==> flow/design.v <==
module clock_gen(CLK, RESET_N, CLK_FT, CLK_DC, CLK_EX, CLK_WB);
    input          CLK;
    input          RESET_N;
    output         CLK_FT;
    output         CLK_DC;
    output         CLK_EX;
    output         CLK_WB;
    reg            CLK_FT;
    reg            CLK_DC;
    reg            CLK_EX;
    reg            CLK_WB;
    reg [1:0]      COUNT;
    always@(posedge CLK) begin
        if(RESET_N == 1'b0) begin
            COUNT  <= 2'b00;
            CLK_FT <= 0;
            CLK_DC <= 0;
            CLK_EX <= 0;
            CLK_WB <= 0;
        end else begin
        COUNT <= COUNT + 2'b01;
        if(COUNT == 2'b00) begin
            CLK_FT <= 1;
            CLK_DC <= 0;
            CLK_EX <= 0;
            CLK_WB <= 0;
        end 
        else if(COUNT == 2'b01) begin
            CLK_FT <= 0;
            CLK_DC <= 1;
            CLK_EX <= 0;
            CLK_WB <= 0;
        end 
        else if(COUNT == 2'b10) begin
            CLK_FT <= 0;
            CLK_DC <= 0;
            CLK_EX <= 1;
            CLK_WB <= 0;
        end 
        else if(COUNT == 2'b11) begin
            CLK_FT <= 0;
            CLK_DC <= 0;
            CLK_EX <= 0;
            CLK_WB <= 1;
        end
        end
    end
endmodule
module fetch(CLK, CLK_FT, PROM_DATA, PROM_OUT);
    input         CLK;
    input         CLK_FT;
    input [14:0]  PROM_DATA;
    output [14:0] PROM_OUT;
    reg [14:0]    PROM_OUT;
    always@(posedge CLK) begin
        if(CLK_FT)
            PROM_OUT <= PROM_DATA;
    end
endmodule  
module decode(CLK, CLK_DC, PROM_OUT, OP_CODE, OP_DATA);
    input        CLK;
    input        CLK_DC;
    input [14:0] PROM_OUT;
    output [3:0] OP_CODE;
    output [7:0] OP_DATA;
    reg [3:0]    OP_CODE;
    reg [7:0]    OP_DATA;
    always@(posedge CLK) begin
        if(CLK_DC) begin
        OP_CODE <= PROM_OUT[14:11];
        OP_DATA <= PROM_OUT[7:0];
        end
    end
endmodule  
module reg_dc(CLK, CLK_DC, N_REG_IN, REG_0, REG_1, REG_2, REG_3, REG_4, REG_5,
              REG_6, REG_7, N_REG_OUT, REG_OUT);
    input         CLK;
    input         CLK_DC;
    input [2:0]   N_REG_IN;
    input [15:0]  REG_0;
    input [15:0]  REG_1;
    input [15:0]  REG_2;
    input [15:0]  REG_3;
    input [15:0]  REG_4;
    input [15:0]  REG_5;
    input [15:0]  REG_6;
    input [15:0]  REG_7;
    output [2:0]  N_REG_OUT;
    output [15:0] REG_OUT;
    reg [2:0]     N_REG_OUT;
    reg [15:0]    REG_OUT;
    always@(posedge CLK) if(CLK_DC) begin
        N_REG_OUT <= N_REG_IN;
        case(N_REG_IN)
            3'b000: REG_OUT <= REG_0;
            3'b001: REG_OUT <= REG_1;
            3'b010: REG_OUT <= REG_2;
            3'b011: REG_OUT <= REG_3;
            3'b100: REG_OUT <= REG_4;
            3'b101: REG_OUT <= REG_5;
            3'b110: REG_OUT <= REG_6;
            3'b111: REG_OUT <= REG_7;
        endcase  
    end
endmodule  
module ram_dc(CLK, CLK_DC, RAM_AD_IN, RAM_0, RAM_1, RAM_2, RAM_3, RAM_4, RAM_5,
              RAM_6, RAM_7, IO65_IN, RAM_AD_OUT, RAM_OUT);
    input         CLK;
    input         CLK_DC;
    input [7:0]   RAM_AD_IN;
    input [15:0]  RAM_0;
    input [15:0]  RAM_1;
    input [15:0]  RAM_2;
    input [15:0]  RAM_3;
    input [15:0]  RAM_4;
    input [15:0]  RAM_5;
    input [15:0]  RAM_6;
    input [15:0]  RAM_7;
    input [15:0]  IO65_IN;
    output [7:0]  RAM_AD_OUT;
    output [15:0] RAM_OUT;
    reg [7:0]     RAM_AD_OUT;
    reg [15:0]    RAM_OUT;
    always@(posedge CLK) if(CLK_DC) begin
        RAM_AD_OUT <= RAM_AD_IN;
        case(RAM_AD_IN)
            8'h00: RAM_OUT <= RAM_0;
            8'h01: RAM_OUT <= RAM_1;
            8'h02: RAM_OUT <= RAM_2;
            8'h03: RAM_OUT <= RAM_3;
            8'h04: RAM_OUT <= RAM_4;
            8'h05: RAM_OUT <= RAM_5;
            8'h06: RAM_OUT <= RAM_6;
            8'h07: RAM_OUT <= RAM_7;
            8'h40: RAM_OUT <= IO65_IN;
            default: RAM_OUT <= 16'hFFFF;
        endcase
    end
endmodule  
module exec(CLK, CLK_EX, RESET_N, OP_CODE, REG_A, REG_B, OP_DATA, RAM_OUT, P_COUNT,
            REG_IN, RAM_IN, REG_WEN, RAM_WEN, HALT);
    input         CLK;
    input         CLK_EX;
    input         RESET_N;
    input [3:0]   OP_CODE;
    input [15:0]  REG_A;
    input [15:0]  REG_B;
    input [7:0]   OP_DATA;
    input [15:0]  RAM_OUT;
    output [7:0]  P_COUNT;
    output [15:0] REG_IN;
    output [15:0] RAM_IN;
    output        REG_WEN;
    output        RAM_WEN;
    output        HALT;
    reg [7:0]     P_COUNT;
    reg [15:0]    REG_IN;
    reg [15:0]    RAM_IN;
    reg           REG_WEN;
    reg           RAM_WEN;
    reg           CMP_FLAG;
    reg           HALT;
    always@(posedge CLK) begin
        if(RESET_N == 1'b0) begin
            P_COUNT <= 0;
            CMP_FLAG <= 0;
            REG_WEN <= 0;
            RAM_WEN <= 0;
            HALT <= 0;
        end else if(CLK_EX) begin
            case(OP_CODE)
                4'h0: begin      
                    REG_IN  <= REG_B;
                    REG_WEN <= 1;
                    RAM_WEN <= 0;
                    P_COUNT <= P_COUNT + 8'h01;
                end
                4'h1: begin      
                    REG_IN  <= REG_A + REG_B;
                    REG_WEN <= 1;
                    RAM_WEN <= 0;
                    P_COUNT <= P_COUNT + 8'h01;
                end
                4'h2: begin      
                    REG_IN  <= REG_A - REG_B;
                    REG_WEN <= 1;
                    RAM_WEN <= 0;
                    P_COUNT <= P_COUNT + 8'h01;
                end
                4'h3: begin      
                    REG_IN  <= REG_A & REG_B;
                    REG_WEN <= 1;
                    RAM_WEN <= 0;
                    P_COUNT <= P_COUNT + 8'h01;
                end
                4'h4: begin      
                    REG_IN  <= REG_A | REG_B;
                    REG_WEN <= 1;
                    RAM_WEN <= 0;
                    P_COUNT <= P_COUNT + 8'h01;
                end
                4'h5: begin      
                    REG_IN  <= (REG_A << 1);
                    REG_WEN <= 1;
                    RAM_WEN <= 0;
                    P_COUNT <= P_COUNT + 8'h01;
                end
                4'h6: begin      
                    REG_IN  <= (REG_A >> 1);
                    REG_WEN <= 1;
                    RAM_WEN <= 0;
                    P_COUNT <= P_COUNT + 8'h01;
                end
                4'h7: begin      
                    REG_IN  <= ((REG_A >> 1) | REG_A & 16'h8000);
                    REG_WEN <= 1;
                    RAM_WEN <= 0;
                    P_COUNT <= P_COUNT + 8'h01;
                end 
                4'h8: begin      
                    REG_IN  <= {REG_A[15:8], OP_DATA};
                    REG_WEN <= 1;
                    RAM_WEN <= 0;
                    P_COUNT <= P_COUNT + 8'h01;
                end
                4'h9: begin      
                    REG_IN  <= {OP_DATA, REG_A[7:0]};
                    REG_WEN <= 1;
                    RAM_WEN <= 0;
                    P_COUNT <= P_COUNT + 8'h01;
                end
                4'hA: begin      
                    CMP_FLAG <= REG_A == REG_B ? 1'b1 : 1'b0;
                    REG_WEN  <= 0;
                    RAM_WEN  <= 0;
                    P_COUNT <= P_COUNT + 8'h01;
                end
                4'hB: begin      
                    REG_WEN <= 0;
                    RAM_WEN <= 0;
                    P_COUNT <= CMP_FLAG ? OP_DATA : P_COUNT + 8'h01;
                end
                4'hC: begin      
                    REG_WEN <= 0;
                    RAM_WEN <= 0;
                    P_COUNT <= OP_DATA;
                end
                4'hD: begin      
                    REG_IN  <= RAM_OUT;
                    REG_WEN <= 1;
                    RAM_WEN <= 0;
                    P_COUNT <= P_COUNT + 8'h01;
                end
                4'hE: begin      
                    RAM_IN  <= REG_A;
                    REG_WEN <= 0;
                    RAM_WEN <= 1;
                    P_COUNT <= P_COUNT + 8'h01;
                end
                4'hF: begin      
                    REG_WEN <= 0;
                    RAM_WEN <= 0;
                    HALT <= 1;
                end
            endcase  
        end  
    end  
endmodule  
module reg_wb(CLK, CLK_WB, RESET_N, N_REG, REG_IN, REG_WEN, REG_0, REG_1, REG_2,
              REG_3, REG_4, REG_5, REG_6, REG_7);
    input         CLK;
    input         CLK_WB;
    input         RESET_N;
    input [2:0]   N_REG;
    input [15:0]  REG_IN;
    input         REG_WEN;
    output [15:0] REG_0;
    output [15:0] REG_1;
    output [15:0] REG_2;
    output [15:0] REG_3;
    output [15:0] REG_4;
    output [15:0] REG_5;
    output [15:0] REG_6;
    output [15:0] REG_7;
    reg [15:0]    REG_0;
    reg [15:0]    REG_1;
    reg [15:0]    REG_2;
    reg [15:0]    REG_3;
    reg [15:0]    REG_4;
    reg [15:0]    REG_5;
    reg [15:0]    REG_6;
    reg [15:0]    REG_7;
    always@(posedge CLK) begin
        if(RESET_N == 1'b0) begin
            REG_0 <= 0;
            REG_1 <= 0;
            REG_2 <= 0;
            REG_3 <= 0;
            REG_4 <= 0;
            REG_5 <= 0;
            REG_6 <= 0;
            REG_7 <= 0;
        end else if(CLK_WB) begin
            if(REG_WEN) begin
                case(N_REG)
                    3'h0: REG_0 <= REG_IN;
                    3'h1: REG_1 <= REG_IN;
                    3'h2: REG_2 <= REG_IN;
                    3'h3: REG_3 <= REG_IN;
                    3'h4: REG_4 <= REG_IN;
                    3'h5: REG_5 <= REG_IN;
                    3'h6: REG_6 <= REG_IN;
                    3'h7: REG_7 <= REG_IN;
                endcase  
            end  
        end  
    end  
endmodule  
module ram_wb(CLK, CLK_WB, RESET_N, RAM_ADDR, RAM_IN, RAM_WEN, RAM_0, RAM_1, RAM_2, RAM_3,
              RAM_4, RAM_5, RAM_6, RAM_7, IO64_OUT);
    input         CLK;
    input         CLK_WB;
    input         RESET_N;
    input [7:0]   RAM_ADDR;
    input [15:0]  RAM_IN;
    input         RAM_WEN;
    output [15:0] RAM_0;
    output [15:0] RAM_1;
    output [15:0] RAM_2;
    output [15:0] RAM_3;
    output [15:0] RAM_4;
    output [15:0] RAM_5;
    output [15:0] RAM_6;
    output [15:0] RAM_7;
    output [15:0] IO64_OUT;
    reg [15:0]    RAM_0;
    reg [15:0]    RAM_1;
    reg [15:0]    RAM_2;
    reg [15:0]    RAM_3;
    reg [15:0]    RAM_4;
    reg [15:0]    RAM_5;
    reg [15:0]    RAM_6;
    reg [15:0]    RAM_7;
    reg [15:0]    IO64_OUT;
    always@(posedge CLK) begin
        if(RESET_N == 1'b0) begin
            RAM_0 <= 0;
            RAM_1 <= 0;
            RAM_2 <= 0;
            RAM_3 <= 0;
            RAM_4 <= 0;
            RAM_5 <= 0;
            RAM_6 <= 0;
            RAM_7 <= 0;
            IO64_OUT <= 0;
        end else if(CLK_WB && RAM_WEN) begin
            case(RAM_ADDR)
                8'h0: RAM_0 <= RAM_IN;
                8'h1: RAM_1 <= RAM_IN;
                8'h2: RAM_2 <= RAM_IN;
                8'h3: RAM_3 <= RAM_IN;
                8'h4: RAM_4 <= RAM_IN;
                8'h5: RAM_5 <= RAM_IN;
                8'h6: RAM_6 <= RAM_IN;
                8'h7: RAM_7 <= RAM_IN;
                8'h40: IO64_OUT <= RAM_IN;
            endcase  
        end  
    end  
endmodule  
module cpu15(CLK, RESET_N, IO65_IN, IO64_OUT, PROM_ADDR, PROM_DATA, HALT);
    input         CLK;
    input         RESET_N;
    input [15:0]  IO65_IN;
    output [15:0] IO64_OUT;
    output [7:0]  PROM_ADDR;
    input [14:0]  PROM_DATA;
    output        HALT;
    wire          CLK_FT;
    wire          CLK_DC;
    wire          CLK_EX;
    wire          CLK_WB;
    wire [7:0]    P_COUNT;
    wire [14:0]   PROM_OUT;
    wire [3:0]    OP_CODE;
    wire [7:0]    OP_DATA;
    wire [15:0]   REG_0;
    wire [15:0]   REG_1;
    wire [15:0]   REG_2;
    wire [15:0]   REG_3;
    wire [15:0]   REG_4;
    wire [15:0]   REG_5;
    wire [15:0]   REG_6;
    wire [15:0]   REG_7;
    wire [2:0]    N_REG_A;
    wire [2:0]    N_REG_B;
    wire [15:0]   REG_A;
    wire [15:0]   REG_B;
    wire [15:0]   RAM_0;
    wire [15:0]   RAM_1;
    wire [15:0]   RAM_2;
    wire [15:0]   RAM_3;
    wire [15:0]   RAM_4;
    wire [15:0]   RAM_5;
    wire [15:0]   RAM_6;
    wire [15:0]   RAM_7;
    wire [7:0]    RAM_ADDR;
    wire [15:0]   RAM_OUT;
    wire [15:0]   REG_IN;
    wire [15:0]   RAM_IN;
    wire          REG_WEN;
    wire          RAM_WEN;
    clock_gen C1(CLK, RESET_N, CLK_FT, CLK_DC, CLK_EX, CLK_WB);
    assign PROM_ADDR = P_COUNT;
    fetch C2(CLK, CLK_FT, PROM_DATA, PROM_OUT);
    decode C3(CLK, CLK_DC, PROM_OUT, OP_CODE, OP_DATA);
    reg_dc C4(CLK, CLK_DC, PROM_OUT[10:8], REG_0, REG_1, REG_2, REG_3, REG_4, REG_5,
              REG_6, REG_7, N_REG_A, REG_A);
    reg_dc C5(CLK, CLK_DC, PROM_OUT[7:5], REG_0, REG_1, REG_2, REG_3, REG_4, REG_5,
              REG_6, REG_7, N_REG_B, REG_B);
    ram_dc C6(CLK, CLK_DC, PROM_OUT[7:0], RAM_0, RAM_1, RAM_2, RAM_3, RAM_4, RAM_5,
              RAM_6, RAM_7, IO65_IN, RAM_ADDR, RAM_OUT);
    exec C7(CLK, CLK_EX, RESET_N, OP_CODE, REG_A, REG_B, OP_DATA, RAM_OUT, P_COUNT,
            REG_IN, RAM_IN, REG_WEN, RAM_WEN, HALT);
    reg_wb C8(CLK, CLK_WB, RESET_N, N_REG_A, REG_IN, REG_WEN, REG_0, REG_1, REG_2,
              REG_3, REG_4, REG_5, REG_6, REG_7);
    ram_wb C9(CLK, CLK_WB, RESET_N, RAM_ADDR, RAM_IN, RAM_WEN, RAM_0, RAM_1, RAM_2, RAM_3,
              RAM_4, RAM_5, RAM_6, RAM_7, IO64_OUT);
endmodule  
# ---- Tool chain data of cpu15
# The steps from the RTL of cpu15 to its reports follow in flow order.
# Lines are those of the file above, counted from 1.
# Operators carry their Yosys type and port widths (W data, S select, Z words).
# Cell names lack the library's common part.
# Not given: n/a
dict set report setup {
  design {cpu15}
  clock {CLK}
  cell_library {sky130hd}
  lib_corner {tt_025C_1v80}
}

# ---- Word level
# Yosys after proc, flatten, opt, wreduce and memory -nomap, before mapping. Memory bits, and registers merged into a memory's read port (data or address), are not among the register bits. Print and check cells are not counted.
dict set report bits {
  ff_bits 400
  in_bits 33
  output_inout_bits 25
  word_cells 157
}
dict set report op_classes {
  n_addsub 4
  n_eq 56
  n_mux 15
  n_logic 4
  reduce_and_logical 42
}
# op n
set op_table {}
lappend op_table {{$pmux W16 S8} 2}
lappend op_table {{$pmux W16 S11} 1}
lappend op_table {{$pmux W16 S9} 1}
lappend op_table {{$eq A8 B3 Y1 const B} 8}
lappend op_table {{$eq A3 B3 Y1 const B} 12}
lappend op_table {{$eq A4 B4 Y1 const B} 8}
lappend op_table {{$eq A8 B2 Y1 const B} 4}
lappend op_table {{$reduce_and A3 Y1} 10}
lappend op_table {{$reduce_and A2 Y1} 12}
lappend op_table {{$pmux W8 S3} 1}
lappend op_table {{$eq A3 B2 Y1 const B} 6}
lappend op_table {{$or A15 B16 Y16} 1}
lappend op_table {{$add A16 B16 Y16} 1}
lappend op_table {{$sub A16 B16 Y16} 1}
lappend op_table {{$eq A16 B16 Y1} 1}
lappend op_table {{$and A16 B16 Y16} 1}
lappend op_table {{$or A16 B16 Y16} 1}
lappend op_table {{$eq A4 B3 Y1 const B} 4}
lappend op_table {{$eq A8 B1 Y1 const B} 2}
lappend op_table {{$eq A8 B7 Y1 const B} 2}
lappend op_table {{$logic_not A8 Y1} 2}
lappend op_table {{$reduce_or A15 Y1} 1}
lappend op_table {{$reduce_or A13 Y1} 1}
lappend op_table {{$reduce_bool A11 Y1} 1}
lappend op_table {{$reduce_or A11 Y1} 1}
lappend op_table {{$eq A3 B1 Y1 const B} 3}
lappend op_table {{$logic_not A3 Y1} 3}
lappend op_table {{$eq A4 B2 Y1 const B} 2}
# Not listed: further kinds 19, cells in them 28.

# ---- Longest topological paths
# Yosys ltp: most cells in a row. Word level: on the elaborated netlist, between registers, memories and ports. Mapped: between sequential cells and ports; inverters and the memories' decode and read muxes count.
dict set report depth {
  depth_word 5
  abc_area 0
  ltp_mapped 11
  ltp_nobuf 11
}

# ---- Mapped cells and area
# Source: synth_stat.txt of the flow (Yosys; design flattened, memories mapped). It holds for the ABC_AREA given above (unset counts as 0); a run with the other value may have another netlist.
# cell n area_total_um2
set types {}
lappend types {dfxtp_1 290 5.81E+03}
lappend types {edfxtp_1 110 3.3E+03}
lappend types {nand2_1 632 2.37E+03}
lappend types {a21boi_0 261 1.96E+03}
lappend types {mux4_2 35 788.256}
lappend types {ha_1 56 700.672}
lappend types {mux2i_1 63 630.605}
lappend types {clkbuf_1 151 566.794}
lappend types {nor2_1 130 487.968}
lappend types {a21oi_1 96 480.461}
lappend types {o21ai_0 92 460.442}
lappend types {a221oi_1 39 341.578}
lappend types {inv_1 67 251.491}
lappend types {mux2_2 19 213.955}
lappend types {nor3_1 29 145.139}
lappend types {a22o_1 16 140.134}
lappend types {nand3_1 27 135.13}
lappend types {a22oi_1 17 127.622}
# Not listed: further types 56, cells in them 310.
dict set report mapped {
  cells 2440
  area_um2 21122.8
  sequential_area_um2 9108.7
  ff_cells 400
  n_buf 199
}
# The figures by module come from a second, unflattened synthesis with its own total; it is not the netlist above.
dict set report hier_totals {
  cells_unflattened 2122
  hier_area_um2 21498.1
}
# Each row is one instance without its submodules.
# mod n_inst cells mod_area_um2 seq_area_um2
set modules {}
lappend modules {ram_wb 1 498 5232.5 2882.8}
lappend modules {exec 1 642 5143.7 1201.2}
lappend modules {reg_wb 1 439 4631.9 2562.5}
lappend modules {reg_dc 2 156 1706.6 570.5}
lappend modules {ram_dc 1 179 1989.4 720.7}
lappend modules {fetch 1 15 450.4 450.4}
lappend modules {decode 1 12 360.3 360.3}
lappend modules {clock_gen 1 25 276.5 120.1}
lappend modules {cpu15 1 0 0.0 0.0}

# ---- Timing after synthesis
# Source: OpenSTA report_checks on the synthesized netlist (no wires, ideal clock, input and output delay 20% of the period each), path of least setup slack; recovery checks are left aside. Register names are those of the netlist, which keeps one name where synthesis merged equal registers.
dict set report synth_path {
  path_type {in2reg}
  from {input port RESET_N}
  to {register C7.RAM_IN[0]}
  tclk_ns 10.0
  in_delay_ns 2.000
  setup_ns 0.409
  t_first_pin_ns 2.000
  t_arrival_ns 3.443
  t_required_ns 9.591
  slack_ns 6.148
  path_delay_ns 1.852
  driving_pins 3
  path_buffers 1
  synth_period_reached_ns 3.852
}
# "path_delay_ns" is the arrival time less input delay plus setup time.
# "driving_pins": output pins that drive a net of the path, with the launching flip-flop's if there is one; two outputs of one cell count as two.
# "synth_period_reached_ns" is the clock period less the worst setup slack; recovery checks do not enter. This is arithmetic on one report: input and output delays are still those of the set period (20% each).
# The rows between start and end are the longest chain of elaborated cells between them; the timing report does not say that the signal goes this way. Where chains are equally long, one stands for them.
# A line is the first line of the expression or statement that the cell stems from. Yosys adds cells for indexed reads and writes and turns some case tables into memories.
dict set report synth_via {
  path_cell_list {clkbuf_1 nand3_1 nor3_1}
  elab_chain_cells 1
  cells_between 1
  lines_between 0
  cone_classes {1 x reduce/logical}
}
# element line
set synth_rtl {}
lappend synth_rtl {{start: declaration} 373} ;# input         RESET_N;
lappend synth_rtl {{$reduce_and A3 Y1} n/a}
lappend synth_rtl {{end: assignment} 255} ;# RAM_IN  <= REG_A;
lappend synth_rtl {{end: declaration} 152} ;# output [15:0] RAM_IN;

# ---- Timing after layout
# From the final timing report of run 1: the path of least setup slack in the routed layout; clock arrival at registers is part of the times.
dict set report layout_path {
  path_type {reg2reg}
  from {register C2.PROM_OUT[9]}
  to {register C4.REG_OUT[6]}
  tclk_ns 10.0
  setup_ns 0.28
  t_first_pin_ns 0.59
  t_arrival_ns 4.11
  t_required_ns 10.30
  slack_ns 6.20
  driving_pins 7
  path_buffers 1
}
# The rows between start and end are the longest chain of elaborated cells between them; the timing report does not say that the signal goes this way. Where chains are equally long, one stands for them.
# At most two assigning lines are given for a register; there are more.
dict set report layout_via {
  path_cell_list {edfxtp_1 buf_4 inv_1 nor2_1 a221oi_1 a221oi_1 nor2_1}
  elab_chain_cells 2
  cells_between 9
  lines_between 1
  cone_classes {7 x eq/ne; 1 x mux; 1 x reduce/logical}
}
# element line
set layout_rtl {}
lappend layout_rtl {{start: declaration} 53} ;# output [14:0] PROM_OUT;
lappend layout_rtl {{start: assignment} 57} ;# PROM_OUT <= PROM_DATA;
lappend layout_rtl {{$eq A3 B3 Y1} 94} ;# case(N_REG_IN)
lappend layout_rtl {{$pmux W16 S8} 94}
lappend layout_rtl {{end: assignment} 95} ;# 3'b000: REG_OUT <= REG_0;
lappend layout_rtl {{end: assignment} 96} ;# 3'b001: REG_OUT <= REG_1;
lappend layout_rtl {{end: declaration} 89} ;# output [15:0] REG_OUT;

Stored flow runs of cpu15 (4 of them; Yosys, OpenROAD, sky130hd). They differ in their settings and are not a sequence. Constraints: input delay and output delay 20% of the set period each, output load 0.01 pF.
"clock_period_reached_ns" = clock period - worst setup slack. The figure is calculated, with input and output delays left at 20% of the set period.
"worst_path_ns" means the part of the period allowed to the worst setup path (the constraints hold back 20% at inputs and 20% at outputs) less its slack; where the path has registers, the arrival times of their clocks count too.

# run 1
==> flow/run.sh <==
#!/bin/bash
# the make line also repeats the synthesis and layout settings of config.mk as NAME=value (left out here)
make -C /OpenROAD-flow-scripts/flow DESIGN_CONFIG=/design/flow/config.mk WORK_HOME=/design/flow/orfs CLKGATE_MAP_FILE= finish
==> flow/config.mk <==
export PLATFORM = sky130hd
export DESIGN_NAME = cpu15
export DESIGN_NICKNAME = cpu15
export VERILOG_FILES = /design/flow/design.v
export SDC_FILE = /design/flow/constraint.sdc
export NUM_CORES = 4
export LEC_CHECK = 0
export CAP_MARGIN = 20
export CELL_PAD_IN_SITES_DETAIL_PLACEMENT = 2
export CORE_MARGIN = 2
export CORE_UTILIZATION = 40
export SLEW_MARGIN = 20
export TNS_END_PERCENT = 15
==> flow/constraint.sdc <==
create_clock -name core_clock -period 10.0 [get_ports {CLK}]
set_input_delay 2.0000 -clock core_clock [delete_from_list [all_inputs] [get_ports {CLK}]]
set_output_delay 2.0000 -clock core_clock [all_outputs]
set_load 0.01 [all_outputs]

==> run 1: results <==
setup_ws_ns=6.195
synthesis_area_um2=21122.8
post_route_util_pct=44.9
worst_path_ns=3.80
worstPathKind="reg2reg"
timing.hold.ws_ns=0.447
final_cell_area_um2=23518.8
clock_period_reached_ns=3.805
setup_tns_ns=0.000
total_die_area_um2=54660.1

# run 2
==> flow/run.sh <==
#!/bin/bash
# the make line also repeats the synthesis and layout settings of config.mk as NAME=value (left out here)
make -C /OpenROAD-flow-scripts/flow DESIGN_CONFIG=/design/flow/config.mk WORK_HOME=/design/flow/orfs CLKGATE_MAP_FILE= finish
==> flow/config.mk <==
export PLATFORM = sky130hd
export DESIGN_NAME = cpu15
export DESIGN_NICKNAME = cpu15
export VERILOG_FILES = /design/flow/design.v
export SDC_FILE = /design/flow/constraint.sdc
export NUM_CORES = 4
export LEC_CHECK = 0
export CAP_MARGIN = 35
export CELL_PAD_IN_SITES_DETAIL_PLACEMENT = 2
export CORE_MARGIN = 2
export CORE_UTILIZATION = 70
export CTS_CLUSTER_SIZE = 68
export GPL_ROUTABILITY_DRIVEN = 0
export MAX_ROUTING_LAYER = met4
export MIN_ROUTING_LAYER = met2
export PLACE_DENSITY_LB_ADDON = 0.08
export SLEW_MARGIN = 30
export TNS_END_PERCENT = 95
==> flow/constraint.sdc <==
create_clock -name core_clock -period 3.25 [get_ports {CLK}]
set_input_delay 0.6500 -clock core_clock [delete_from_list [all_inputs] [get_ports {CLK}]]
set_output_delay 0.6500 -clock core_clock [all_outputs]
set_load 0.01 [all_outputs]

==> run 2: results <==
outcome="no final report: placement broke off with DPL-0033"

# run 3
==> flow/run.sh <==
#!/bin/bash
# the make line also repeats the synthesis and layout settings of config.mk as NAME=value (left out here)
make -C /OpenROAD-flow-scripts/flow DESIGN_CONFIG=/design/flow/config.mk WORK_HOME=/design/flow/orfs CLKGATE_MAP_FILE= finish
==> flow/config.mk <==
export PLATFORM = sky130hd
export DESIGN_NAME = cpu15
export DESIGN_NICKNAME = cpu15
export VERILOG_FILES = /design/flow/design.v
export SDC_FILE = /design/flow/constraint.sdc
export NUM_CORES = 4
export LEC_CHECK = 0
export CAP_MARGIN = 20
export CORE_MARGIN = 4
export CORE_UTILIZATION = 72
export CTS_CLUSTER_DIAMETER = 166
export CTS_CLUSTER_SIZE = 93
export GPL_ROUTABILITY_DRIVEN = 1
export MIN_ROUTING_LAYER = met1
export SETUP_SLACK_MARGIN = 0.42
export SLEW_MARGIN = 40
==> flow/constraint.sdc <==
create_clock -name core_clock -period 3.08 [get_ports {CLK}]
set_input_delay 0.6160 -clock core_clock [delete_from_list [all_inputs] [get_ports {CLK}]]
set_output_delay 0.6160 -clock core_clock [all_outputs]
set_load 0.01 [all_outputs]

==> run 3: results <==
post_route_util_pct=78.6
setup_ws_ns=0.373
clock_period_reached_ns=2.707
synthesis_area_um2=21122.8
total_die_area_um2=32141.3
worst_path_ns=2.71
worstPathKind="reg2reg"
timing.hold.ws_ns=0.388
final_cell_area_um2=22680.5
setup_tns_ns=0.000

# run 4
==> flow/run.sh <==
#!/bin/bash
# the make line also repeats the synthesis and layout settings of config.mk as NAME=value (left out here)
make -C /OpenROAD-flow-scripts/flow DESIGN_CONFIG=/design/flow/config.mk WORK_HOME=/design/flow/orfs CLKGATE_MAP_FILE= finish
==> flow/config.mk <==
export PLATFORM = sky130hd
export DESIGN_NAME = cpu15
export DESIGN_NICKNAME = cpu15
export VERILOG_FILES = /design/flow/design.v
export SDC_FILE = /design/flow/constraint.sdc
export NUM_CORES = 4
export LEC_CHECK = 0
export CAP_MARGIN = 20
export CORE_MARGIN = 2
export CORE_UTILIZATION = 31
export CTS_CLUSTER_SIZE = 19
export MIN_ROUTING_LAYER = met2
export SLEW_MARGIN = 40
==> flow/constraint.sdc <==
create_clock -name core_clock -period 4.64 [get_ports {CLK}]
set_input_delay 0.9280 -clock core_clock [delete_from_list [all_inputs] [get_ports {CLK}]]
set_output_delay 0.9280 -clock core_clock [all_outputs]
set_load 0.01 [all_outputs]

==> run 4: results <==
timing.hold.ws_ns=0.434
post_route_util_pct=35.8
final_cell_area_um2=24076.8
total_die_area_um2=70240.9
worst_path_ns=3.25
worstPathKind="reg2reg"
synthesis_area_um2=21122.8
clock_period_reached_ns=3.251
setup_ws_ns=1.389
setup_tns_ns=0.000
